==> flow/design.v <==
`timescale 1ns / 1ps
module DEJITTER#(
		parameter	C_HOLD_BIT_NUMBER	=	16,
		parameter	C_INPUT_POLARITY	=	1'b0
	)
	(
    input           sys_clk,
    input           sys_rst,		
    input			signal_in,
    output			signal_out
    );
    reg	[C_HOLD_BIT_NUMBER - 1 : 0]	signal_hold;
    always @(posedge sys_clk) begin
    	if(sys_rst) begin
    		signal_hold <= {C_HOLD_BIT_NUMBER{!C_INPUT_POLARITY}};
    	end else begin
    		signal_hold <= {signal_hold[C_HOLD_BIT_NUMBER - 2 : 0],signal_in};
    	end
    end
    assign	signal_out	=	(signal_hold == {C_HOLD_BIT_NUMBER{C_INPUT_POLARITY}}) ? C_INPUT_POLARITY : !C_INPUT_POLARITY;
endmodule
`timescale 1ns / 1ps
module BLE_CTRL(
    input           sys_clk,
    input           sys_rst,	
 	input			motor_state,
 	input			motor_direction,
 	input			motor_alarm_reset,
 	output			fwd,
 	output			rev,
 	output			stop_mode,
 	output			m0,
 	output			m1,
 	output			alarm_reset,
 	input			speed_out,
 	input			alarm_out_n	
    );
	assign			m0	=	0;
	assign			m1	=	0;
	reg				o_fwd;
	reg				o_rev;
	always @(posedge sys_clk) begin
		if (sys_rst) begin 
			o_fwd	<=	0;
			o_rev	<=	0;
		end
		else if (motor_alarm_reset) begin 
			o_fwd	<=	0;
			o_rev	<=	0;
		end
		else if(motor_state) begin
			o_fwd	<=	motor_direction;
			o_rev	<=	~motor_direction;
		end else begin
			o_fwd	<=	0;
			o_rev	<=	0;
		end
	end
	assign			fwd	=	o_fwd;
	assign			rev	=	o_rev;
	reg				o_stop_mode;
	always @(posedge sys_clk) begin
		if(sys_rst) begin
			o_stop_mode <= 0;
		end else if(motor_alarm_reset) begin
			o_stop_mode <= 1;
		end else begin
			o_stop_mode <= 0;
		end
	end
	assign	stop_mode	=	o_stop_mode;
	reg	[31:0]			tmie_cnt;
	localparam			TIME_10S	=	32'h3B9A_CA00,
						TIME_10MS	=	32'h001E_8480,
						TIME_10US	=	32'h0000_07D0;
	reg					o_alarm_reset;
	always @(posedge sys_clk) begin 
		if(sys_rst) begin
			tmie_cnt <= 0;
		end else if(!alarm_out_n) begin
			tmie_cnt <= tmie_cnt + 1;
		end else if (motor_alarm_reset || alarm_reset) begin
			tmie_cnt <= 0;
		end
		else
			tmie_cnt <= tmie_cnt;
	end					
	always @(posedge sys_clk) begin
		if(sys_rst) begin
			o_alarm_reset <= 0;
		end else if(motor_alarm_reset) begin
			o_alarm_reset <= 1;
		end else if (tmie_cnt > TIME_10US) begin
			o_alarm_reset <= 1;
		end
		else 
			o_alarm_reset <= 0;
	end
	assign	alarm_reset	=	o_alarm_reset;
endmodule
`timescale 1ns / 1ps
module DAC_CTRL  #(   
    parameter C_AXI_ID_WIDTH       = 4,         
    parameter C_AXI_ADDR_WIDTH     = 32,        
    parameter C_AXI_DATA_WIDTH     = 64,        
    parameter C_AXI_NBURST_SUPPORT = 1'b0,      
    parameter C_AXI_BURST_TYPE     = 2'b00,     
    parameter WATCH_DOG_WIDTH      = 12,         
    parameter C_ADDR_SUMOFFSET     =   32'h0000_1000,
    parameter C_ADDR_MOTOR2ETH     =   32'h0000_0000,       
    parameter C_ADDR_ETH2MOTOR     =   32'hE000_0000    
)(    
    input                               sys_clk,
    input                               sys_rst,
   	output                            	saxi_wready,  
   	input [C_AXI_ID_WIDTH-1:0]        	saxi_wid,     
   	input [C_AXI_ADDR_WIDTH-1:0]      	saxi_waddr,   
   	input [7:0]                       	saxi_wlen,    
   	input [2:0]                       	saxi_wsize,   
   	input [1:0]                       	saxi_wburst,  
   	input [1:0]                       	saxi_wlock,   
   	input [3:0]                       	saxi_wcache,  
   	input [2:0]                       	saxi_wprot,   
   	input                             	saxi_wvalid,  
   	output                            	saxi_wd_wready,   
   	input [C_AXI_DATA_WIDTH-1:0]      	saxi_wd_wdata,     
   	input [C_AXI_DATA_WIDTH/8-1:0]    	saxi_wd_wstrb,     
   	input                             	saxi_wd_wlast,     
   	input                             	saxi_wd_wvalid,    
   	output  [C_AXI_ID_WIDTH-1:0]      	saxi_wb_bid,      
   	output  [1:0]                     	saxi_wb_bresp,    
   	output                            	saxi_wb_bvalid,   
   	input                             	saxi_wb_bready,   
   	output                            	saxi_rready,      
   	input [C_AXI_ID_WIDTH-1:0]        	saxi_rid,         
   	input [C_AXI_ADDR_WIDTH-1:0]      	saxi_raddr,       
   	input [7:0]                       	saxi_rlen,        
   	input [2:0]                       	saxi_rsize,       
   	input [1:0]                       	saxi_rburst,      
   	input [1:0]                       	saxi_rlock,       
   	input [3:0]                       	saxi_rcache,      
   	input [2:0]                       	saxi_rprot,       
   	input                             	saxi_rvalid,      
   	output  [C_AXI_ID_WIDTH-1:0]       	saxi_rd_rid,      
   	output  [1:0]                      	saxi_rd_rresp,    
   	output                             	saxi_rd_rvalid,   
   	output  [C_AXI_DATA_WIDTH-1:0]     	saxi_rd_rdata,    
   	output                             	saxi_rd_rlast,    
   	input                              	saxi_rd_rready,    
	input                               maxi_wready,  
	output [C_AXI_ID_WIDTH-1:0]         maxi_wid,     
	output [C_AXI_ADDR_WIDTH-1:0]       maxi_waddr,   
	output [7:0]                        maxi_wlen,    
	output [2:0]                        maxi_wsize,   
	output [1:0]                        maxi_wburst,  
	output [1:0]                        maxi_wlock,   
	output [3:0]                        maxi_wcache,  
	output [2:0]                        maxi_wprot,   
	output                              maxi_wvalid,  
	input                               maxi_wd_wready,   
	output [C_AXI_DATA_WIDTH-1:0]       maxi_wd_wdata,     
	output [C_AXI_DATA_WIDTH/8-1:0]     maxi_wd_wstrb,     
	output                              maxi_wd_wlast,     
	output                              maxi_wd_wvalid,    
	input  [C_AXI_ID_WIDTH-1:0]         maxi_wb_bid,      
	input  [1:0]                        maxi_wb_bresp,    
	input                               maxi_wb_bvalid,   
	output                              maxi_wb_bready,   
	input                               maxi_rready,      
	output [C_AXI_ID_WIDTH-1:0]         maxi_rid,         
	output [C_AXI_ADDR_WIDTH-1:0]       maxi_raddr,       
	output [7:0]                        maxi_rlen,        
	output [2:0]                        maxi_rsize,       
	output [1:0]                        maxi_rburst,      
	output [1:0]                        maxi_rlock,       
	output [3:0]                        maxi_rcache,      
	output [2:0]                        maxi_rprot,       
	output                              maxi_rvalid,      
	input  [C_AXI_ID_WIDTH-1:0]         maxi_rd_bid,      
	input  [1:0]                        maxi_rd_rresp,    
	input                               maxi_rd_rvalid,   
	input  [C_AXI_DATA_WIDTH-1:0]       maxi_rd_rdata,    
	input                               maxi_rd_rlast,    
	output                              maxi_rd_rready,    
 	output								sclk,
 	output								sync_n,
 	output								sdin,
 	output								reset_n,
 	input								sdo,
 	output								motor_state,
 	output								motor_direction,
 	output								motor_alarm_reset,
 	input								alarm_in_n,
 	input								alarm_reset,
 	output								trig_ad_convst
    );
	reg								sclk_p;
	reg								sclk_n;	
	reg								o_sync_n;
	reg								o_sdin;
	reg								o_reset_n;
	reg								o_motor_state;
	reg								o_moter_direction;
	reg								o_alarm_reset;
	reg								o_trig_ad;
	assign							sclk		=	sclk_p & sclk_n	;	
	assign							sync_n		=	o_sync_n;
	assign							sdin		=	o_sdin	;	
	assign							reset_n		=	o_reset_n;	
	assign                          motor_state     	=   o_motor_state;
	assign                          motor_direction 	=   o_moter_direction;
	assign							motor_alarm_reset	=	o_alarm_reset;
	assign							trig_ad_convst		=	o_trig_ad;
	reg [C_AXI_ID_WIDTH-1:0]        s_wr_wid;
	reg [C_AXI_ADDR_WIDTH-1:0]      s_wr_waddr;
	reg [7:0]                       s_wr_wlen;
	reg [1:0]                       s_wr_wburst;
	reg                             s_wr_wready;
	reg [C_AXI_DATA_WIDTH-1:0]      s_wd_wdata;
	reg [C_AXI_DATA_WIDTH/8-1:0]    s_wd_wstrb;
	reg                             s_wd_wready;
	reg								s_wb_bvalid;
	reg	[C_AXI_ID_WIDTH-1:0]      	s_wb_bid;
	reg [1:0]                     	s_wb_bresp;
	reg [C_AXI_ID_WIDTH-1:0]        s_rr_rid;
	reg [C_AXI_ADDR_WIDTH-1:0]      s_rr_raddr;
	reg [7:0]                       s_rr_rlen;
	reg [2:0]                       s_rr_rsize;
	reg [1:0]                       s_rr_rburst;
	reg                             s_rr_rready;
	reg [C_AXI_ID_WIDTH-1:0]        s_rd_rid;
	reg [1:0]                       s_rd_rresp;
	reg								s_rd_rvalid;
	reg [C_AXI_DATA_WIDTH-1:0]     	s_rd_rdata;  
	reg 							s_rd_rlast;
	function integer clogb2 (input integer bit_depth);              
	begin                                                           
	for(clogb2=0; bit_depth>0; clogb2=clogb2+1)                   
	  bit_depth = bit_depth >> 1;                                 
	end                                                           
	endfunction 
	localparam	[2:0]	AXI_SIZE	=	clogb2(C_AXI_DATA_WIDTH/8-1);
	localparam 	[7:0]	AXI_ADDR_INC	=	C_AXI_DATA_WIDTH/8;
	localparam	[2:0]	SUM_SIZE	=	clogb2(32/C_AXI_DATA_WIDTH-1);
	localparam  [3:0]               S_WRITE_IDLE     = 4'd0, 
									S_WRITE_ADDR     = 4'd1,
									S_WRITE_DATA     = 4'd2,                                        
									S_WRITE_RESPONSE = 4'd3,
									S_WRITE_TIME_OUT = 4'd4,
									DAC_RESET        = 4'd5,
									DAC_SYNC         = 4'd6,
									DAC_WRITE        = 4'd7,
									DAC_READ         = 4'd8;                               
   reg [8:0]                       s_write_state,
									s_write_next;
	reg [WATCH_DOG_WIDTH : 0]       s_wt_watch_dog_cnt;          
 	reg [7:0]                       s_write_data_cnt;	
 	reg								trig_write_start;
	always @(posedge sys_clk) begin
		if(sys_rst) begin
			trig_write_start <= 0;
		end else begin
			trig_write_start <= saxi_wvalid;
		end
	end
	reg		flag_dac_reset_over;
	reg		flag_dac_sync_over;
	reg		flag_dac_write_over;
	reg		flag_dac_read_over;
	always @(posedge sys_clk) begin
		if(sys_rst) begin
			s_write_state <= 9'b0_0010_0000;	 
		end else begin
			s_write_state	<= s_write_next;
		end
	end
	always @(*) begin
		s_write_next	=	0;		 
		case (1)
			s_write_state[S_WRITE_IDLE]	:	begin 
				if (trig_write_start)
					s_write_next[S_WRITE_ADDR]		=	1;
				else
					s_write_next[S_WRITE_IDLE]		=	1;
			end
			s_write_state[S_WRITE_ADDR]	:	begin 
				if (saxi_wready && saxi_wvalid)
					s_write_next[S_WRITE_DATA]		=	1;
				else
					s_write_next[S_WRITE_ADDR]		=	1;
			end
			s_write_state[S_WRITE_DATA] :	begin 
				if (flag_read_over)
					s_write_next[S_WRITE_RESPONSE]	=	1;
				else
					s_write_next[S_WRITE_DATA]		=	1;
			end
			s_write_state[S_WRITE_RESPONSE]	:	begin 
				if (saxi_wb_bvalid && saxi_wb_bready)
					s_write_next[DAC_READ]			=	1;		 
				else
					s_write_next[S_WRITE_RESPONSE]	=	1;			
			end
			s_write_state[S_WRITE_TIME_OUT] :	begin 
					s_write_next[S_WRITE_IDLE]		=	1;
			end
			s_write_state[DAC_RESET]	:	begin 
				if (flag_dac_reset_over)
					s_write_next[S_WRITE_IDLE]		=	1;
				else
					s_write_next[DAC_RESET]			=	1;
			end	
			s_write_state[DAC_SYNC]		:	begin 
				if (flag_dac_sync_over)
					s_write_next[DAC_WRITE]			=	1;
				else
					s_write_next[DAC_SYNC]			=	1;
			end							
			s_write_state[DAC_WRITE]	:	begin 
				if (flag_dac_write_over)
					s_write_next[DAC_READ]			=	1;
				else
					s_write_next[DAC_WRITE]			=	1;
			end
			s_write_state[DAC_READ]		:	begin 
				if (flag_dac_read_over)
					s_write_next[S_WRITE_IDLE]		=	1;
				else
					s_write_next[DAC_SYNC]			=	1;		 
			end
			default : s_write_next[S_WRITE_IDLE]		=	1;
		endcase
	end	
	reg	[4:0]	sclk_cnt;
	localparam	TIME_RESET	=	5'd4,	 
				TIME_SYNC	=	5'd10,	 
				BIT_SDI		=	5'd24;	
	reg	[9:0]	dac_voltage;	
	localparam	MOTOR_ENABLE	=	16'hEAEA,
				MOTOR_POSITVE	=	16'h1EAF,
				ALARM_RESET		=	16'hAAED;
	localparam	DAC_SUCCESS		=	16'hFBFB;
	localparam	ALARM_OUT		=	16'hAAAA;
	reg	[23:0]	dac_code;
	reg [23:0]	dac_read;
	localparam	DAC_CMD_WRITE	=	4'd3,
				DAC_CMD_READ	=	4'd9,
				DAC_VO_ALL		=	4'd9,
				DAC_VO_A		=	4'd1;	
	reg	[2:0]	read_in_cnt;
	reg			dac_complete;
	reg [31:0]	time_set;
	reg			flag_read_over;
	always @(posedge sys_clk) begin
		if(sys_rst) begin
			dac_voltage	<=	0;
			time_set	<=	0;
			sclk_cnt	<=	0;
			read_in_cnt	<=	0;
			o_reset_n	<=	1'b1;
			o_sync_n	<=	1'b1;
			o_sdin		<=	1'b0;
			dac_read	<=	0;
			dac_code	<=	0;
			dac_complete	<=	1'b0;
			flag_dac_read_over	<=	1'b0;
			flag_dac_sync_over	<=	1'b0;
			flag_dac_write_over	<=	1'b0;
			flag_dac_reset_over	<=	1'b0;
			flag_read_over		<=	1'b0;
			o_motor_state		<=	1'b0;
			o_moter_direction	<=	1'b1;
			o_alarm_reset		<=	1'b0;
		end else begin
			case (1)
				s_write_next[S_WRITE_IDLE]	:	begin 
												sclk_cnt	<=	0;
												read_in_cnt	<=	0;
												dac_voltage	<=	dac_voltage;
												o_reset_n	<=	1;
												o_sync_n	<=	1;
												o_sdin		<=	0;
												dac_read	<=	0;
												dac_complete		<=	0;
												flag_dac_read_over	<=	0;
												flag_dac_sync_over	<=	0;
												flag_dac_write_over	<=	0;
												flag_dac_reset_over	<=	0;
												flag_read_over		<=	0;
												o_motor_state	<=	alarm_reset ? 0 : o_motor_state;
				end	
				s_write_next[S_WRITE_DATA]	:	begin 
												if (saxi_wd_wvalid && saxi_wd_wready)
													sclk_cnt	<=	sclk_cnt + 1;
												else
													sclk_cnt	<=	sclk_cnt;
												case (sclk_cnt)
													5'd1	:	begin 
														o_motor_state		<=	(s_wd_wdata[63:48] == MOTOR_ENABLE);
														o_moter_direction	<=	(s_wd_wdata[47:32] == MOTOR_POSITVE);
														dac_voltage			<=	 s_wd_wdata[25:16];
														o_alarm_reset		<=	(s_wd_wdata[15:00] == ALARM_RESET);															
													end
													5'd2	:	begin 
														time_set			<=	s_wd_wdata[63:32];
														flag_read_over		<=	1;
													end
													default :  ;
												endcase											
				end
				s_write_next[S_WRITE_RESPONSE]	:	begin 
												sclk_cnt	<=	0;																		
				end
				s_write_next[DAC_RESET]			:	begin 
												if (sclk_cnt == TIME_RESET) begin 
													flag_dac_reset_over <=  1;
													sclk_cnt			<=	0;
												end
												else begin 
													if (!sclk_p && sclk_n)
														sclk_cnt	<=	sclk_cnt + 1;
													else
														sclk_cnt	<=	sclk_cnt;													
												end
												o_reset_n          	<=  !(sclk_cnt  < TIME_RESET);												
				end
				s_write_next[DAC_SYNC]			:	begin 
												if ((sclk_cnt == TIME_SYNC - 1) && (!sclk_p && sclk_n)) begin 
													flag_dac_sync_over 	<=  1;
													sclk_cnt			<=	0;
													o_sync_n			<=	0;
												end
												else begin 
													if (!sclk_p && sclk_n)
														sclk_cnt	<=	sclk_cnt + 1;
													else
														sclk_cnt	<=	sclk_cnt;													
												end	
				end
				s_write_next[DAC_WRITE]			:	begin 
												flag_dac_sync_over 	<=  0;
												if ((sclk_cnt == BIT_SDI - 1) && (!sclk_p && sclk_n)) begin 
													flag_dac_write_over <=  1;
													sclk_cnt			<=	0;
													o_sdin				<=	0;
													o_sync_n			<=	1;
												end
												else begin 
													if (!sclk_p && sclk_n) begin 
														o_sdin	<=	dac_code[23 - (sclk_cnt + 1)];
														sclk_cnt	<=	sclk_cnt + 1;
													end														
													else begin 
														sclk_cnt	<=	sclk_cnt;
														o_sdin		<=	(sclk_cnt == 0) ? dac_code[23] : o_sdin;
													end																											
												end
												if (read_in_cnt == 3 && sclk_p && !sclk_n)		 
													dac_read[23 - sclk_cnt]	<=	sdo;
												else
													dac_read	<=	dac_read;
				end
				s_write_next[DAC_READ]			:	begin 
												flag_dac_write_over <=  0;
												read_in_cnt			<=	read_in_cnt + 1;
												case (read_in_cnt)
													3'd0	:	dac_code	<=	{DAC_CMD_WRITE,DAC_VO_ALL,dac_voltage,6'd0};	 
													3'd1	:	dac_code	<=	{DAC_CMD_READ,DAC_VO_A,10'd0,6'd0};				 
													3'd2	:	dac_code	<=	0;												 
													3'd3	:	begin 
																dac_complete		<=	{dac_read[11:2] == dac_voltage};		 
																flag_dac_read_over	<=	1;
													end 
													default :  ;
												endcase
				end
				default :  ;
			endcase
		end
	end
reg	[31:0]	trig_cnt;
always @(posedge sys_clk) begin
	if(sys_rst) begin
		 trig_cnt	<=	0;
		 o_trig_ad	<=	0;
	end else begin
		 if (motor_state) begin 
		 	if (trig_cnt == time_set) begin 
			 	trig_cnt	<=	0;
			 	o_trig_ad	<=	1;		 		
		 	end
		 	else begin 
		 		trig_cnt	<=	trig_cnt + 1;
			 	o_trig_ad	<=	0;	
		 	end
		 end
		 else begin 
		 	trig_cnt	<=	0;
		 	o_trig_ad	<=	0;
		 end
	end
end
	reg	[7:0]	time_cnt;
	localparam	TIME_SCLK		=	8'd5;	 
	always @(posedge sys_clk) if (sys_rst) begin time_cnt <= 0; end else begin
		if (time_cnt == TIME_SCLK - 1)
			time_cnt	<=	0;
		else
			time_cnt	<=	time_cnt + 1;
	end
	always @(posedge sys_clk) if (sys_rst) begin sclk_p <= 1'b1; end else begin
			sclk_p	<=	(time_cnt <= 2);
	end
	always @(negedge sys_clk) if (sys_rst) begin sclk_n <= 1'b1; end else begin
			sclk_n	<=	(time_cnt <= 2);
	end	
	always @(posedge sys_clk) begin
		if(sys_rst) begin
			 s_wt_watch_dog_cnt	<=	0;
		end else begin
			 if (s_write_state != s_write_next)
			 	s_wt_watch_dog_cnt	<=	0;
			 else
			 	s_wt_watch_dog_cnt	<=	s_wt_watch_dog_cnt + 1; 
		end
	end	
	always @(posedge sys_clk) if (sys_rst) begin s_wr_wready <= 1'b0; end else begin
		if (s_write_state[S_WRITE_IDLE] && s_write_next[S_WRITE_ADDR])
			s_wr_wready	<=	1;
		else
			s_wr_wready	<=	0;
	end
	always @(posedge sys_clk) begin
		if(sys_rst) begin
			 s_wr_wid	<=	0;
		end else begin
			 if (saxi_wvalid && saxi_wready)
			 	s_wr_wid	<=	saxi_wid;
			 else
			 	s_wr_wid	<=	s_wr_wid;
		end
	end
	always @(posedge sys_clk) begin
		if(sys_rst) begin
			 s_wr_wlen	<=	0;
		end else begin
			 if (saxi_wvalid && saxi_wready)
			 	s_wr_wlen	<=	saxi_wlen + 1;
			 else
			 	s_wr_wlen	<=	s_wr_wlen;
		end
	end	
	always @(posedge sys_clk) begin
		if(sys_rst) begin
			s_wr_wburst	<=	0;
		end else begin
			s_wr_wburst	<=	saxi_wburst;	
		end
	end	
	assign	saxi_wready	=	s_wr_wready;
	always @(posedge sys_clk) if (sys_rst) begin s_write_data_cnt <= 0; end else begin
		if (s_write_next[S_WRITE_IDLE])
			s_write_data_cnt	<=	0;
		else if (s_write_state[S_WRITE_ADDR] && s_write_next[S_WRITE_DATA])		 
			s_write_data_cnt	<=	saxi_wlen;
		else if (saxi_wd_wvalid && saxi_wd_wready)
			s_write_data_cnt	<=	s_write_data_cnt - 1;
		else
			s_write_data_cnt	<=	s_write_data_cnt;
	end
	always @(posedge sys_clk) if (sys_rst) begin s_wd_wready <= 1'b0; end else begin
		if (s_write_state[S_WRITE_DATA] && s_write_next[S_WRITE_DATA])
			s_wd_wready	<=	saxi_wd_wvalid;		 
		else
			s_wd_wready	<=	0;
	end	
	always @(posedge sys_clk) begin
		if(sys_rst) begin
			 s_wd_wdata     <= 0;			 
		end else begin
			if (saxi_wd_wready && saxi_wd_wvalid)
				s_wd_wdata	<=	saxi_wd_wdata;		 
			else
				s_wd_wdata	<=	s_wd_wdata;
		end
	end
	assign	saxi_wd_wready	=	s_wd_wready;
	always @(posedge sys_clk) if (sys_rst) begin s_wb_bvalid <= 1'b0; end else begin
		if (s_write_next[S_WRITE_RESPONSE])
			s_wb_bvalid <= 1;
		else
			s_wb_bvalid <= 0;
	end
	assign	saxi_wb_bvalid	=	s_wb_bvalid;
	assign	saxi_wb_bid		=	0;	 
	assign	saxi_wb_bresp	=	2'b0;	 
	reg	[C_AXI_ID_WIDTH-1:0]		m_wid;
	reg	[C_AXI_ADDR_WIDTH-1:0]		m_waddr;
	reg	[7:0]						m_wlen;
	reg	[1:0]						m_wburst;
	reg								m_wvalid;
	reg	[C_AXI_DATA_WIDTH-1:0]		m_wd_wdata;
	reg	[C_AXI_DATA_WIDTH/8-1:0]	m_wd_wstrb;
	reg								m_wd_wlast;
	reg								m_wd_wvalid;
	reg								m_wb_ready;
	localparam  [3:0]               M_WRITE_IDLE     = 4'd0, 
									M_WRITE_ADDR     = 4'd1,
									M_WRITE_DATA     = 4'd2,										
									M_WRITE_RESPONSE = 4'd3,
									M_WRITE_TIME_OUT = 4'd4;								
       reg [4:0]                       m_write_state,
									m_write_next;
	reg [WATCH_DOG_WIDTH : 0]       m_wt_watch_dog_cnt;      
	reg	[7:0]						m_write_data_cnt;    
	reg                             trig_m_write_start;
	reg								flag_sum;
	reg 		alarm_in_n_d;
	reg			alarm_reset_d;
	always @(posedge sys_clk) if (sys_rst) begin alarm_in_n_d <= 1'b0; alarm_reset_d <= 1'b0; end else begin
		alarm_in_n_d	<=	alarm_in_n;
		alarm_reset_d	<=	alarm_reset;
	end
	always @(posedge sys_clk) begin
		if(sys_rst) begin
			trig_m_write_start <= 0;
		end else begin
			trig_m_write_start <= flag_sum;			 
		end
	end
	always @(posedge sys_clk) if (sys_rst) begin flag_sum <= 1'b0; end else begin
		if(maxi_wb_bvalid && maxi_wb_bready) begin
			 flag_sum <= 0;
		end else begin
			 flag_sum <= (flag_dac_read_over || (alarm_in_n_d && !alarm_in_n) || (alarm_reset_d && !alarm_reset)) ? 1 : flag_sum;
		end
	end
	reg	[63:0]	data2eth;	
	reg	[31:0]	data_sum;
	reg	[15:0]	data_complete;
	reg [15:0]	alarm_complete;
	always @(posedge sys_clk) if (sys_rst) begin data2eth <= 0; data_sum <= 0; end else begin
		if(flag_sum) begin
			data2eth[63:48] <=	motor_state ? MOTOR_ENABLE : 0;
			data2eth[47:32]	<=	motor_direction ? MOTOR_POSITVE : 0;
			data2eth[31:16]	<=	dac_voltage;
			data2eth[15:00]	<=	!alarm_in_n ? ALARM_OUT : 0;
			data_sum		<=	data2eth[63:48] + data2eth[47:32] + data2eth[31:16] + data2eth[15:00] + data_complete + alarm_complete + time_set[31:16] + time_set[15:00]; 
		end else if (maxi_wb_bvalid && maxi_wb_bready) begin
			data2eth 	<=	0;
			data_sum	<=	0;
		end
		else begin 
			data2eth 	<=	data2eth;
			data_sum	<=	data_sum;			
		end
	end
	always @(posedge sys_clk) if (sys_rst) begin data_complete <= 0; end else begin
		if(flag_dac_read_over) begin
			data_complete <= dac_complete ? DAC_SUCCESS : 0;
		end else begin
			data_complete <= data_complete;
		end
	end
	always @(posedge sys_clk) if (sys_rst) begin alarm_complete <= 0; end else begin
		if(alarm_reset_d && !alarm_reset)
			alarm_complete <= ALARM_RESET;
		else if (!flag_sum && maxi_wb_bvalid && maxi_wb_bready)
			alarm_complete <= 0;
		else 
			alarm_complete <= alarm_complete;
	end	
	always @(posedge sys_clk) begin
		if(sys_rst) begin
			m_write_state <= 1;
		end else begin
			m_write_state	<= m_write_next;
		end
	end
always @(*) begin
		m_write_next	=	0;		 
		case (1)
			m_write_state[M_WRITE_IDLE]	:	begin 
				if (trig_m_write_start)
					m_write_next[M_WRITE_ADDR]		=	1;
				else
					m_write_next[M_WRITE_IDLE]		=	1;
			end
			m_write_state[M_WRITE_ADDR]	:	begin 
				if (maxi_wready && maxi_wvalid)
					m_write_next[M_WRITE_DATA]		=	1;
				else
					m_write_next[M_WRITE_ADDR]		=	1;
			end
			m_write_state[M_WRITE_DATA] :	begin 
				if (maxi_wd_wvalid && maxi_wd_wready && maxi_wd_wlast)
					m_write_next[M_WRITE_RESPONSE]	=	1;
				else
					m_write_next[M_WRITE_DATA]		=	1;
			end
			m_write_state[M_WRITE_RESPONSE]	:	begin 
				if (maxi_wb_bvalid && maxi_wb_bready && flag_sum)
					m_write_next[M_WRITE_ADDR]		=	1;
				else if (maxi_wb_bvalid && maxi_wb_bready)
					m_write_next[M_WRITE_IDLE]		=	1;
				else
					m_write_next[M_WRITE_RESPONSE]	=	1;			
			end
			m_write_state[M_WRITE_TIME_OUT] :	begin 
					m_write_next[M_WRITE_IDLE]		=	1;
			end
			default : m_write_next[M_WRITE_IDLE]		=	1;
		endcase
	end	
	always @(posedge sys_clk) begin
		if(sys_rst) begin
			 m_wt_watch_dog_cnt	<=	0;
		end else begin
			 if (m_write_state != m_write_next)
			 	m_wt_watch_dog_cnt	<=	0;
			 else
			 	m_wt_watch_dog_cnt	<=	m_wt_watch_dog_cnt + 1; 
		end
	end
	always @(posedge sys_clk) if (sys_rst) begin m_waddr <= 0; m_wvalid <= 1'b0; end else begin
		 if (m_write_state[M_WRITE_ADDR] && m_write_next[M_WRITE_ADDR]) begin
			m_waddr	<=	flag_sum ? (C_ADDR_MOTOR2ETH + C_ADDR_SUMOFFSET) : C_ADDR_MOTOR2ETH;	 
		 	m_wvalid	<=	1;
		 end
		 else begin 
		 	m_waddr	<=	m_waddr;
		 	m_wvalid	<=	0;			 	
		 end
	end
	always @(posedge sys_clk) begin
		if(sys_rst) begin
			 m_wid	<=	0;
		end else begin
			 if (m_write_state[M_WRITE_IDLE] && m_write_next[M_WRITE_ADDR])
			 	m_wid	<=	m_wid + 1;
			 else
			 	m_wid	<=	m_wid;
		end
	end
	always @(posedge sys_clk) begin
		if(sys_rst) begin
			 m_wlen	<=	0;
		end else begin
			 if (m_write_state[M_WRITE_ADDR] && m_write_next[M_WRITE_ADDR])
			 	m_wlen	<=	flag_sum ? (1 - 1) : (2 - 1);			 			 
			 else
			 	m_wlen	<=	m_wlen;
		end
	end	
	assign	maxi_wid	=	m_wid;
	assign	maxi_waddr	=	m_waddr;
	assign	maxi_wlen	=	m_wlen;
	assign	maxi_wsize	=	AXI_SIZE;
	assign	maxi_wburst	=	C_AXI_BURST_TYPE;
	assign	maxi_wvalid	=	m_wvalid;
	assign	maxi_wlock	=	2'b0;
	assign	maxi_wcache	=	4'b0;
	assign	maxi_wprot	=	3'b0;	
	always @(posedge sys_clk) if (sys_rst) begin m_write_data_cnt <= 0; end else begin
		if (m_write_next[M_WRITE_IDLE])
			m_write_data_cnt	<=	0;
		else if (m_write_state[M_WRITE_ADDR] && m_write_next[M_WRITE_DATA])
			m_write_data_cnt	<=	maxi_wlen;
		else if (maxi_wd_wvalid && maxi_wd_wready)
			m_write_data_cnt	<=	m_write_data_cnt - 1;
		else
			m_write_data_cnt	<=	m_write_data_cnt;
	end
	always @(posedge sys_clk) if (sys_rst) begin m_wd_wdata <= 0; end else begin
		if (m_write_state[M_WRITE_DATA] && m_write_next[M_WRITE_DATA])
			if (flag_sum)
				m_wd_wdata	<=	data_sum;
			else 
				if (maxi_wd_wvalid && maxi_wd_wready)
					case (m_write_data_cnt - 1)
						8'd0	:	m_wd_wdata	<=	{data_complete,alarm_complete,time_set};		
						default : 	m_wd_wdata	<=	0;
					endcase
				else if (m_write_data_cnt == maxi_wlen)
					m_wd_wdata	<=	data2eth;
				else
					m_wd_wdata	<=	m_wd_wdata;
		else begin 
			m_wd_wdata	<=	0;				 	
		end
	end
	always @(posedge sys_clk) if (sys_rst) begin m_wd_wvalid <= 1'b0; end else begin
		 if (m_write_state[M_WRITE_DATA] && m_write_next[M_WRITE_DATA]) begin 
		 	m_wd_wvalid	<=	1;	 				 
		 end 
		 else begin 
		 	m_wd_wvalid	<=	0;				 	
		 end		
	end		
	always @(posedge sys_clk) if (sys_rst) begin m_wd_wlast <= 1'b0; end else begin
		 if (m_write_state[M_WRITE_DATA] && m_write_next[M_WRITE_DATA]) begin 
		 	m_wd_wlast	<=	(maxi_wlen == 0) ? 1 : (m_write_data_cnt == 1 && maxi_wd_wvalid && maxi_wd_wready);	 				 
		 end 
		 else begin 
		 	m_wd_wlast	<=	0;				 	
		 end		
	end	
	always @(posedge sys_clk) begin
		if(sys_rst) begin
			m_wd_wstrb	<=	0;
		end else begin
			if (m_write_state[M_WRITE_DATA] && m_write_next[M_WRITE_DATA])
				m_wd_wstrb	<=	{(C_AXI_DATA_WIDTH/8){1'b1}};
			else
				m_wd_wstrb	<=	0;
		end
	end
	assign	maxi_wd_wdata	=	m_wd_wdata;
	assign	maxi_wd_wstrb	=	m_wd_wstrb;
	assign	maxi_wd_wlast	=	m_wd_wlast;
	assign	maxi_wd_wvalid	=	m_wd_wvalid;
	always @(posedge sys_clk) if (sys_rst) begin m_wb_ready <= 1'b0; end else begin
		if (m_write_state[M_WRITE_RESPONSE] && !m_wb_ready)
			m_wb_ready <= maxi_wb_bvalid;
		else
			m_wb_ready <= 0;
	end
	assign	maxi_wb_bready	=	m_wb_ready;	
	assign	saxi_rready		=	1'b0;
	assign	saxi_rd_rid		=	0;
	assign	saxi_rd_rresp	=	2'b0;
	assign	saxi_rd_rvalid	=	1'b0;
	assign	saxi_rd_rdata	=	0;
	assign	saxi_rd_rlast	=	1'b0;
	assign	maxi_rid		=	0;
	assign	maxi_raddr		=	0;
	assign	maxi_rlen		=	8'b0;
	assign	maxi_rsize		=	3'b0;
	assign	maxi_rburst		=	2'b0;
	assign	maxi_rlock		=	2'b0;
	assign	maxi_rcache		=	4'b0;
	assign	maxi_rprot		=	3'b0;
	assign	maxi_rvalid		=	1'b0;
	assign	maxi_rd_rready	=	1'b0;
endmodule
`timescale 1ns / 1ps
module MOTOR_TOP#(   
    parameter C_AXI_ID_WIDTH       = 4,         
    parameter C_AXI_ADDR_WIDTH     = 16,        
    parameter C_AXI_DATA_WIDTH     = 64,        
    parameter C_AXI_NBURST_SUPPORT = 1'b0,      
    parameter C_AXI_BURST_TYPE     = 2'b00,     
    parameter WATCH_DOG_WIDTH      = 12,         
    parameter C_ADDR_SUMOFFSET     =   32'h0000_1000,
    parameter C_ADDR_MOTOR2ETH     =   32'h0000_0000,       
    parameter C_ADDR_ETH2MOTOR     =   32'hE000_0000    
)(    
    input                               sys_clk,
    input                               sys_rst,
   	output                            	saxi_wready,  
   	input [C_AXI_ID_WIDTH-1:0]        	saxi_wid,     
   	input [C_AXI_ADDR_WIDTH-1:0]      	saxi_waddr,   
   	input [7:0]                       	saxi_wlen,    
   	input [2:0]                       	saxi_wsize,   
   	input [1:0]                       	saxi_wburst,  
   	input [1:0]                       	saxi_wlock,   
   	input [3:0]                       	saxi_wcache,  
   	input [2:0]                       	saxi_wprot,   
   	input                             	saxi_wvalid,  
   	output                            	saxi_wd_wready,   
   	input [C_AXI_DATA_WIDTH-1:0]      	saxi_wd_wdata,     
   	input [C_AXI_DATA_WIDTH/8-1:0]    	saxi_wd_wstrb,     
   	input                             	saxi_wd_wlast,     
   	input                             	saxi_wd_wvalid,    
   	output  [C_AXI_ID_WIDTH-1:0]      	saxi_wb_bid,      
   	output  [1:0]                     	saxi_wb_bresp,    
   	output                            	saxi_wb_bvalid,   
   	input                             	saxi_wb_bready,   
   	output                            	saxi_rready,      
   	input [C_AXI_ID_WIDTH-1:0]        	saxi_rid,         
   	input [C_AXI_ADDR_WIDTH-1:0]      	saxi_raddr,       
   	input [7:0]                       	saxi_rlen,        
   	input [2:0]                       	saxi_rsize,       
   	input [1:0]                       	saxi_rburst,      
   	input [1:0]                       	saxi_rlock,       
   	input [3:0]                       	saxi_rcache,      
   	input [2:0]                       	saxi_rprot,       
   	input                             	saxi_rvalid,      
   	output  [C_AXI_ID_WIDTH-1:0]       	saxi_rd_rid,      
   	output  [1:0]                      	saxi_rd_rresp,    
   	output                             	saxi_rd_rvalid,   
   	output  [C_AXI_DATA_WIDTH-1:0]     	saxi_rd_rdata,    
   	output                             	saxi_rd_rlast,    
   	input                              	saxi_rd_rready,    
	input                               maxi_wready,  
	output [C_AXI_ID_WIDTH-1:0]         maxi_wid,     
	output [C_AXI_ADDR_WIDTH-1:0]       maxi_waddr,   
	output [7:0]                        maxi_wlen,    
	output [2:0]                        maxi_wsize,   
	output [1:0]                        maxi_wburst,  
	output [1:0]                        maxi_wlock,   
	output [3:0]                        maxi_wcache,  
	output [2:0]                        maxi_wprot,   
	output                              maxi_wvalid,  
	input                               maxi_wd_wready,   
	output [C_AXI_DATA_WIDTH-1:0]       maxi_wd_wdata,     
	output [C_AXI_DATA_WIDTH/8-1:0]     maxi_wd_wstrb,     
	output                              maxi_wd_wlast,     
	output                              maxi_wd_wvalid,    
	input  [C_AXI_ID_WIDTH-1:0]         maxi_wb_bid,      
	input  [1:0]                        maxi_wb_bresp,    
	input                               maxi_wb_bvalid,   
	output                              maxi_wb_bready,   
	input                               maxi_rready,      
	output [C_AXI_ID_WIDTH-1:0]         maxi_rid,         
	output [C_AXI_ADDR_WIDTH-1:0]       maxi_raddr,       
	output [7:0]                        maxi_rlen,        
	output [2:0]                        maxi_rsize,       
	output [1:0]                        maxi_rburst,      
	output [1:0]                        maxi_rlock,       
	output [3:0]                        maxi_rcache,      
	output [2:0]                        maxi_rprot,       
	output                              maxi_rvalid,      
	input  [C_AXI_ID_WIDTH-1:0]         maxi_rd_bid,      
	input  [1:0]                        maxi_rd_rresp,    
	input                               maxi_rd_rvalid,   
	input  [C_AXI_DATA_WIDTH-1:0]       maxi_rd_rdata,    
	input                               maxi_rd_rlast,    
	output                              maxi_rd_rready,    
 	output								sclk,
 	output								sync_n,
 	output								sdin,
 	output								reset_n,
 	input								sdo,
 	output			fwd,
 	output			rev,
 	output			stop_mode,
 	output			m0,
 	output			m1,
 	output			alarm_reset,
 	input			speed_out,
 	input			alarm_out_n,
 	output			trig_ad_convst
    );
	wire 	alarm_in_n;
	wire	motor_state;
	wire	motor_direction;
	wire	motor_alarm_reset;
	BLE_CTRL inst_BLE_CTRL
		(
			.sys_clk           (sys_clk),
			.sys_rst           (sys_rst),
			.motor_state       (motor_state),
			.motor_direction   (motor_direction),
			.motor_alarm_reset (motor_alarm_reset),
			.fwd               (fwd),
			.rev               (rev),
			.stop_mode         (stop_mode),
			.m0                (m0),
			.m1                (m1),
			.alarm_reset       (alarm_reset),
			.speed_out         (speed_out),
			.alarm_out_n       (alarm_in_n)
		);
	DAC_CTRL #(
			.C_AXI_ID_WIDTH(C_AXI_ID_WIDTH),
			.C_AXI_ADDR_WIDTH(C_AXI_ADDR_WIDTH),
			.C_AXI_DATA_WIDTH(C_AXI_DATA_WIDTH),
			.C_AXI_NBURST_SUPPORT(C_AXI_NBURST_SUPPORT),
			.C_AXI_BURST_TYPE(C_AXI_BURST_TYPE),
			.WATCH_DOG_WIDTH(WATCH_DOG_WIDTH),
			.C_ADDR_SUMOFFSET(C_ADDR_SUMOFFSET),
			.C_ADDR_MOTOR2ETH(C_ADDR_MOTOR2ETH),
			.C_ADDR_ETH2MOTOR(C_ADDR_ETH2MOTOR)
		) inst_DAC_CTRL (
			.sys_clk           (sys_clk),
			.sys_rst           (sys_rst),
			.saxi_wready       (saxi_wready),
			.saxi_wid          (saxi_wid),
			.saxi_waddr        (saxi_waddr),
			.saxi_wlen         (saxi_wlen),
			.saxi_wsize        (saxi_wsize),
			.saxi_wburst       (saxi_wburst),
			.saxi_wlock        (saxi_wlock),
			.saxi_wcache       (saxi_wcache),
			.saxi_wprot        (saxi_wprot),
			.saxi_wvalid       (saxi_wvalid),
			.saxi_wd_wready    (saxi_wd_wready),
			.saxi_wd_wdata     (saxi_wd_wdata),
			.saxi_wd_wstrb     (saxi_wd_wstrb),
			.saxi_wd_wlast     (saxi_wd_wlast),
			.saxi_wd_wvalid    (saxi_wd_wvalid),
			.saxi_wb_bid       (saxi_wb_bid),
			.saxi_wb_bresp     (saxi_wb_bresp),
			.saxi_wb_bvalid    (saxi_wb_bvalid),
			.saxi_wb_bready    (saxi_wb_bready),
			.saxi_rready       (saxi_rready),
			.saxi_rid          (saxi_rid),
			.saxi_raddr        (saxi_raddr),
			.saxi_rlen         (saxi_rlen),
			.saxi_rsize        (saxi_rsize),
			.saxi_rburst       (saxi_rburst),
			.saxi_rlock        (saxi_rlock),
			.saxi_rcache       (saxi_rcache),
			.saxi_rprot        (saxi_rprot),
			.saxi_rvalid       (saxi_rvalid),
			.saxi_rd_rid       (saxi_rd_rid),
			.saxi_rd_rresp     (saxi_rd_rresp),
			.saxi_rd_rvalid    (saxi_rd_rvalid),
			.saxi_rd_rdata     (saxi_rd_rdata),
			.saxi_rd_rlast     (saxi_rd_rlast),
			.saxi_rd_rready    (saxi_rd_rready),
			.maxi_wready       (maxi_wready),
			.maxi_wid          (maxi_wid),
			.maxi_waddr        (maxi_waddr),
			.maxi_wlen         (maxi_wlen),
			.maxi_wsize        (maxi_wsize),
			.maxi_wburst       (maxi_wburst),
			.maxi_wlock        (maxi_wlock),
			.maxi_wcache       (maxi_wcache),
			.maxi_wprot        (maxi_wprot),
			.maxi_wvalid       (maxi_wvalid),
			.maxi_wd_wready    (maxi_wd_wready),
			.maxi_wd_wdata     (maxi_wd_wdata),
			.maxi_wd_wstrb     (maxi_wd_wstrb),
			.maxi_wd_wlast     (maxi_wd_wlast),
			.maxi_wd_wvalid    (maxi_wd_wvalid),
			.maxi_wb_bid       (maxi_wb_bid),
			.maxi_wb_bresp     (maxi_wb_bresp),
			.maxi_wb_bvalid    (maxi_wb_bvalid),
			.maxi_wb_bready    (maxi_wb_bready),
			.maxi_rready       (maxi_rready),
			.maxi_rid          (maxi_rid),
			.maxi_raddr        (maxi_raddr),
			.maxi_rlen         (maxi_rlen),
			.maxi_rsize        (maxi_rsize),
			.maxi_rburst       (maxi_rburst),
			.maxi_rlock        (maxi_rlock),
			.maxi_rcache       (maxi_rcache),
			.maxi_rprot        (maxi_rprot),
			.maxi_rvalid       (maxi_rvalid),
			.maxi_rd_bid       (maxi_rd_bid),
			.maxi_rd_rresp     (maxi_rd_rresp),
			.maxi_rd_rvalid    (maxi_rd_rvalid),
			.maxi_rd_rdata     (maxi_rd_rdata),
			.maxi_rd_rlast     (maxi_rd_rlast),
			.maxi_rd_rready    (maxi_rd_rready),
			.sclk              (sclk),
			.sync_n            (sync_n),
			.sdin              (sdin),
			.reset_n           (reset_n),
			.sdo               (sdo),
			.motor_state       (motor_state),
			.motor_direction   (motor_direction),
			.motor_alarm_reset (motor_alarm_reset),
			.alarm_in_n        (alarm_in_n),
			.alarm_reset       (alarm_reset),
			.trig_ad_convst    (trig_ad_convst)
		);
	DEJITTER #(
			.C_HOLD_BIT_NUMBER(16),
			.C_INPUT_POLARITY(0)
		) inst_DEJITTER (
			.sys_clk    (sys_clk),
			.sys_rst    (sys_rst),
			.signal_in  (alarm_out_n),
			.signal_out (alarm_in_n)
		);
endmodule
# Tool chain data of MOTOR_TOP
# What the tools print for MOTOR_TOP, step after step.
# Lines are those of the file above, counted from 1.
# Operators carry their Yosys type and port widths (W data, S select, Z words).
# Cell names lack the library's common part.
# The mark n/a stands for no value.
[inputs]
top_module = "MOTOR_TOP"
clock = "sys_clk"
lib = "sky130hd"
corner = "tt_025C_1v80"

# Elaborated design
# Yosys after proc, flatten, opt, wreduce and memory -nomap, before mapping. Memory bits, and registers merged into a memory's read port (data or address), are not among the register bits. Print and check cells are not counted.
[word_totals]
regBits = 517
latch_bits = 0
mem_bits_rw = 0
romBits = 0
clocked_rd_ports_x_width = 0
mem_count = 0
in_bits = 249
output_inout_bits = 255
wordCells = 346
[op_classes]
addsub = 17
mul = 0
n_div = 0
cmp = 3
equal = 21
n_shift = 3
muxes = 147
logic = 15
n_reduce_logical = 81
[ops]
columns = ["op", "n"]
rows = [
  ["$mux W64", 3],
  ["$add A32 B16 Y32", 5],
  ["$mux W32", 5],
  ["$mux W16", 9],
  ["$mux W1", 112],
  ["$pmux W24 S3", 1],
  ["$add A32 B1 Y32 const B", 2],
  ["$mux W5", 10],
  ["$shift A1 B33 Y24", 1],
  ["$shift A1 B33 Y24 const A", 1],
  ["$neg A32 Y33", 1],
  ["$eq A16 B16 Y1 const B", 2],
  ["$shiftx A24 B32 Y1", 1],
  ["$add A32 B10 Y32", 1],
  ["$gt A32 B11 Y1 const B", 1],
  ["$eq A32 B32 Y1", 1],
  ["$logic_not A32 Y1", 1],
  ["$sub A5 B32 Y32 const A", 1],
  ["$reduce_and A6 Y1", 5],
  ["$logic_and A1 B1 Y1", 26],
  ["$mux W13", 2],
  ["$and A24 B24 Y24", 1],
  ["$or A24 B24 Y24", 1],
  ["$not A24 Y24", 1],
  ["$mux W8", 3],
  ["$mux W10", 2],
  ["$reduce_bool A2 Y1", 9],
  ["$add A16 B16 Y17", 1],
]
# Not listed: further kinds 40, cells in them 78.

# Depth
# Longest topological path by Yosys (ltp), each cell counted once; first at word level (registers and memories cut), then after technology mapping (sequential cells cut; the memories' decode and read muxes count).
[logic_depth]
ltp_word = 13
ABC_AREA = 0
mapped_depth = 18

# After synthesis
# The flow's flattened synthesis, as Yosys stat reports it; memories are mapped. The netlist is that of the ABC_AREA named above (0 if unset); the other value can give another one.
# Totals and module areas in this step are rounded.
[types]
columns = ["type", "n"]
rows = [
  ["dfxtp_1", 347],
  ["buf_4", 198],
  ["nand2_1", 317],
  ["fa_1", 54],
  ["a21oi_1", 181],
  ["ha_1", 69],
  ["nor2_1", 170],
  ["xnor2_1", 66],
  ["inv_1", 87],
  ["xor2_1", 37],
  ["nand3_1", 61],
  ["nor3_1", 55],
  ["clkbuf_1", 73],
  ["o21ai_0", 53],
  ["nand4_1", 37],
  ["mux2i_1", 19],
  ["a221oi_1", 20],
  ["nor4_1", 28],
]
# Other cell types: 60; their cells: 275.
[mapped]
cells = 2147
yosys_area_um2 = 18000
seq_area_um2 = 6900
ff_cells = 347
n_buf = 293
# The figures by module come from a second, unflattened synthesis with its own total; it is not the netlist above.
[unflattened]
hier_cells = 2115
hier_area_um2 = 18000
# Each row is one instance without its submodules.
[by_module]
columns = ["mod", "n_inst", "cells", "mod_area_um2"]
rows = [
  ["DAC_CTRL", 1, 1828, 16000],
  ["BLE_CTRL", 1, 249, 2000],
  ["DEJITTER", 1, 38, 460],
  ["MOTOR_TOP", 1, 0, 0.0],
]

# 5 stored runs of MOTOR_TOP in the flow (synthesis by Yosys, layout by OpenROAD, sky130hd cells), in arbitrary order. Constraints: input delay and output delay 20% of the set period each, output load 0.01 pF.
# "fin_power_uw" is the tool's figure for a default switching activity; nothing was simulated.
# The results are shown rounded.

[[run]]
name = "run 1"
[run.settings]
CORE_UTILIZATION = 40
period_ns = 5.62
CAP_MARGIN = 20
CORE_MARGIN = 2
SLEW_MARGIN = 20
[run.results]
design_die_area_um2 = 48000
hold_worst_slack_ns = 0.43
fin_power_uw = 5700
total_negative_slack_ns = 0.000
finish.utilization_pct = 47
worst_setup_slack_ns = 0.28
yosys.chip_area_um2 = 18000

[[run]]
name = "run 2"
[run.settings]
ABC_AREA = 1
CELL_PAD_IN_SITES_DETAIL_PLACEMENT = 1
CELL_PAD_IN_SITES_GLOBAL_PLACEMENT = 0
MAX_ROUTING_LAYER = "met4"
MIN_ROUTING_LAYER = "met2"
PLACE_DENSITY = 0.38
SETUP_SLACK_MARGIN = 0.59
SLEW_MARGIN = 15
TNS_END_PERCENT = 55
period_ns = 5.94
CAP_MARGIN = 20
CORE_MARGIN = 2
CORE_UTILIZATION = 40
[run.results]
fin_power_uw = 5800
worst_setup_slack_ns = 0.62
hold_worst_slack_ns = 0.42
design_die_area_um2 = 51000
yosys.chip_area_um2 = 20000
total_negative_slack_ns = 0.000
finish.utilization_pct = 46

[[run]]
name = "run 3"
[run.settings]
CORE_UTILIZATION = 40
period_ns = 8.67
CAP_MARGIN = 20
CORE_MARGIN = 2
SLEW_MARGIN = 20
[run.results]
fin_power_uw = 3500
hold_worst_slack_ns = 0.45
worst_setup_slack_ns = 0.93
total_negative_slack_ns = 0.000
design_die_area_um2 = 48000
finish.utilization_pct = 46
yosys.chip_area_um2 = 18000

[[run]]
name = "run 4"
[run.settings]
ABC_AREA = 1
CORE_ASPECT_RATIO = 1.74
CORE_MARGIN = 4
CORE_UTILIZATION = 56
CTS_CLUSTER_SIZE = 16
GPL_ROUTABILITY_DRIVEN = 1
HOLD_SLACK_MARGIN = -0.06
MAX_ROUTING_LAYER = "met5"
MIN_ROUTING_LAYER = "met2"
PLACE_DENSITY_LB_ADDON = 0.27
SETUP_SLACK_MARGIN = 1.32
SLEW_MARGIN = 0
period_ns = 7.2
CAP_MARGIN = 20
[run.results]
worst_setup_slack_ns = 1.0
finish.utilization_pct = 63
hold_worst_slack_ns = 0.41
fin_power_uw = 4500
yosys.chip_area_um2 = 20000
total_negative_slack_ns = 0.000
design_die_area_um2 = 38000

[[run]]
name = "run 5"
[run.settings]
ABC_AREA = 1
CORE_ASPECT_RATIO = 0.97
CORE_MARGIN = 9
CORE_UTILIZATION = 56
CTS_CLUSTER_SIZE = 91
GPL_ROUTABILITY_DRIVEN = 1
HOLD_SLACK_MARGIN = -0.06
MAX_ROUTING_LAYER = "met5"
MIN_ROUTING_LAYER = "met2"
PLACE_DENSITY_LB_ADDON = 0.27
SETUP_SLACK_MARGIN = 1.8
SLEW_MARGIN = 0
period_ns = 7.2
CAP_MARGIN = 20
[run.results]
hold_worst_slack_ns = 0.42
yosys.chip_area_um2 = 20000
total_negative_slack_ns = 0.000
finish.utilization_pct = 64
worst_setup_slack_ns = 1.1
fin_power_uw = 4800
design_die_area_um2 = 42000
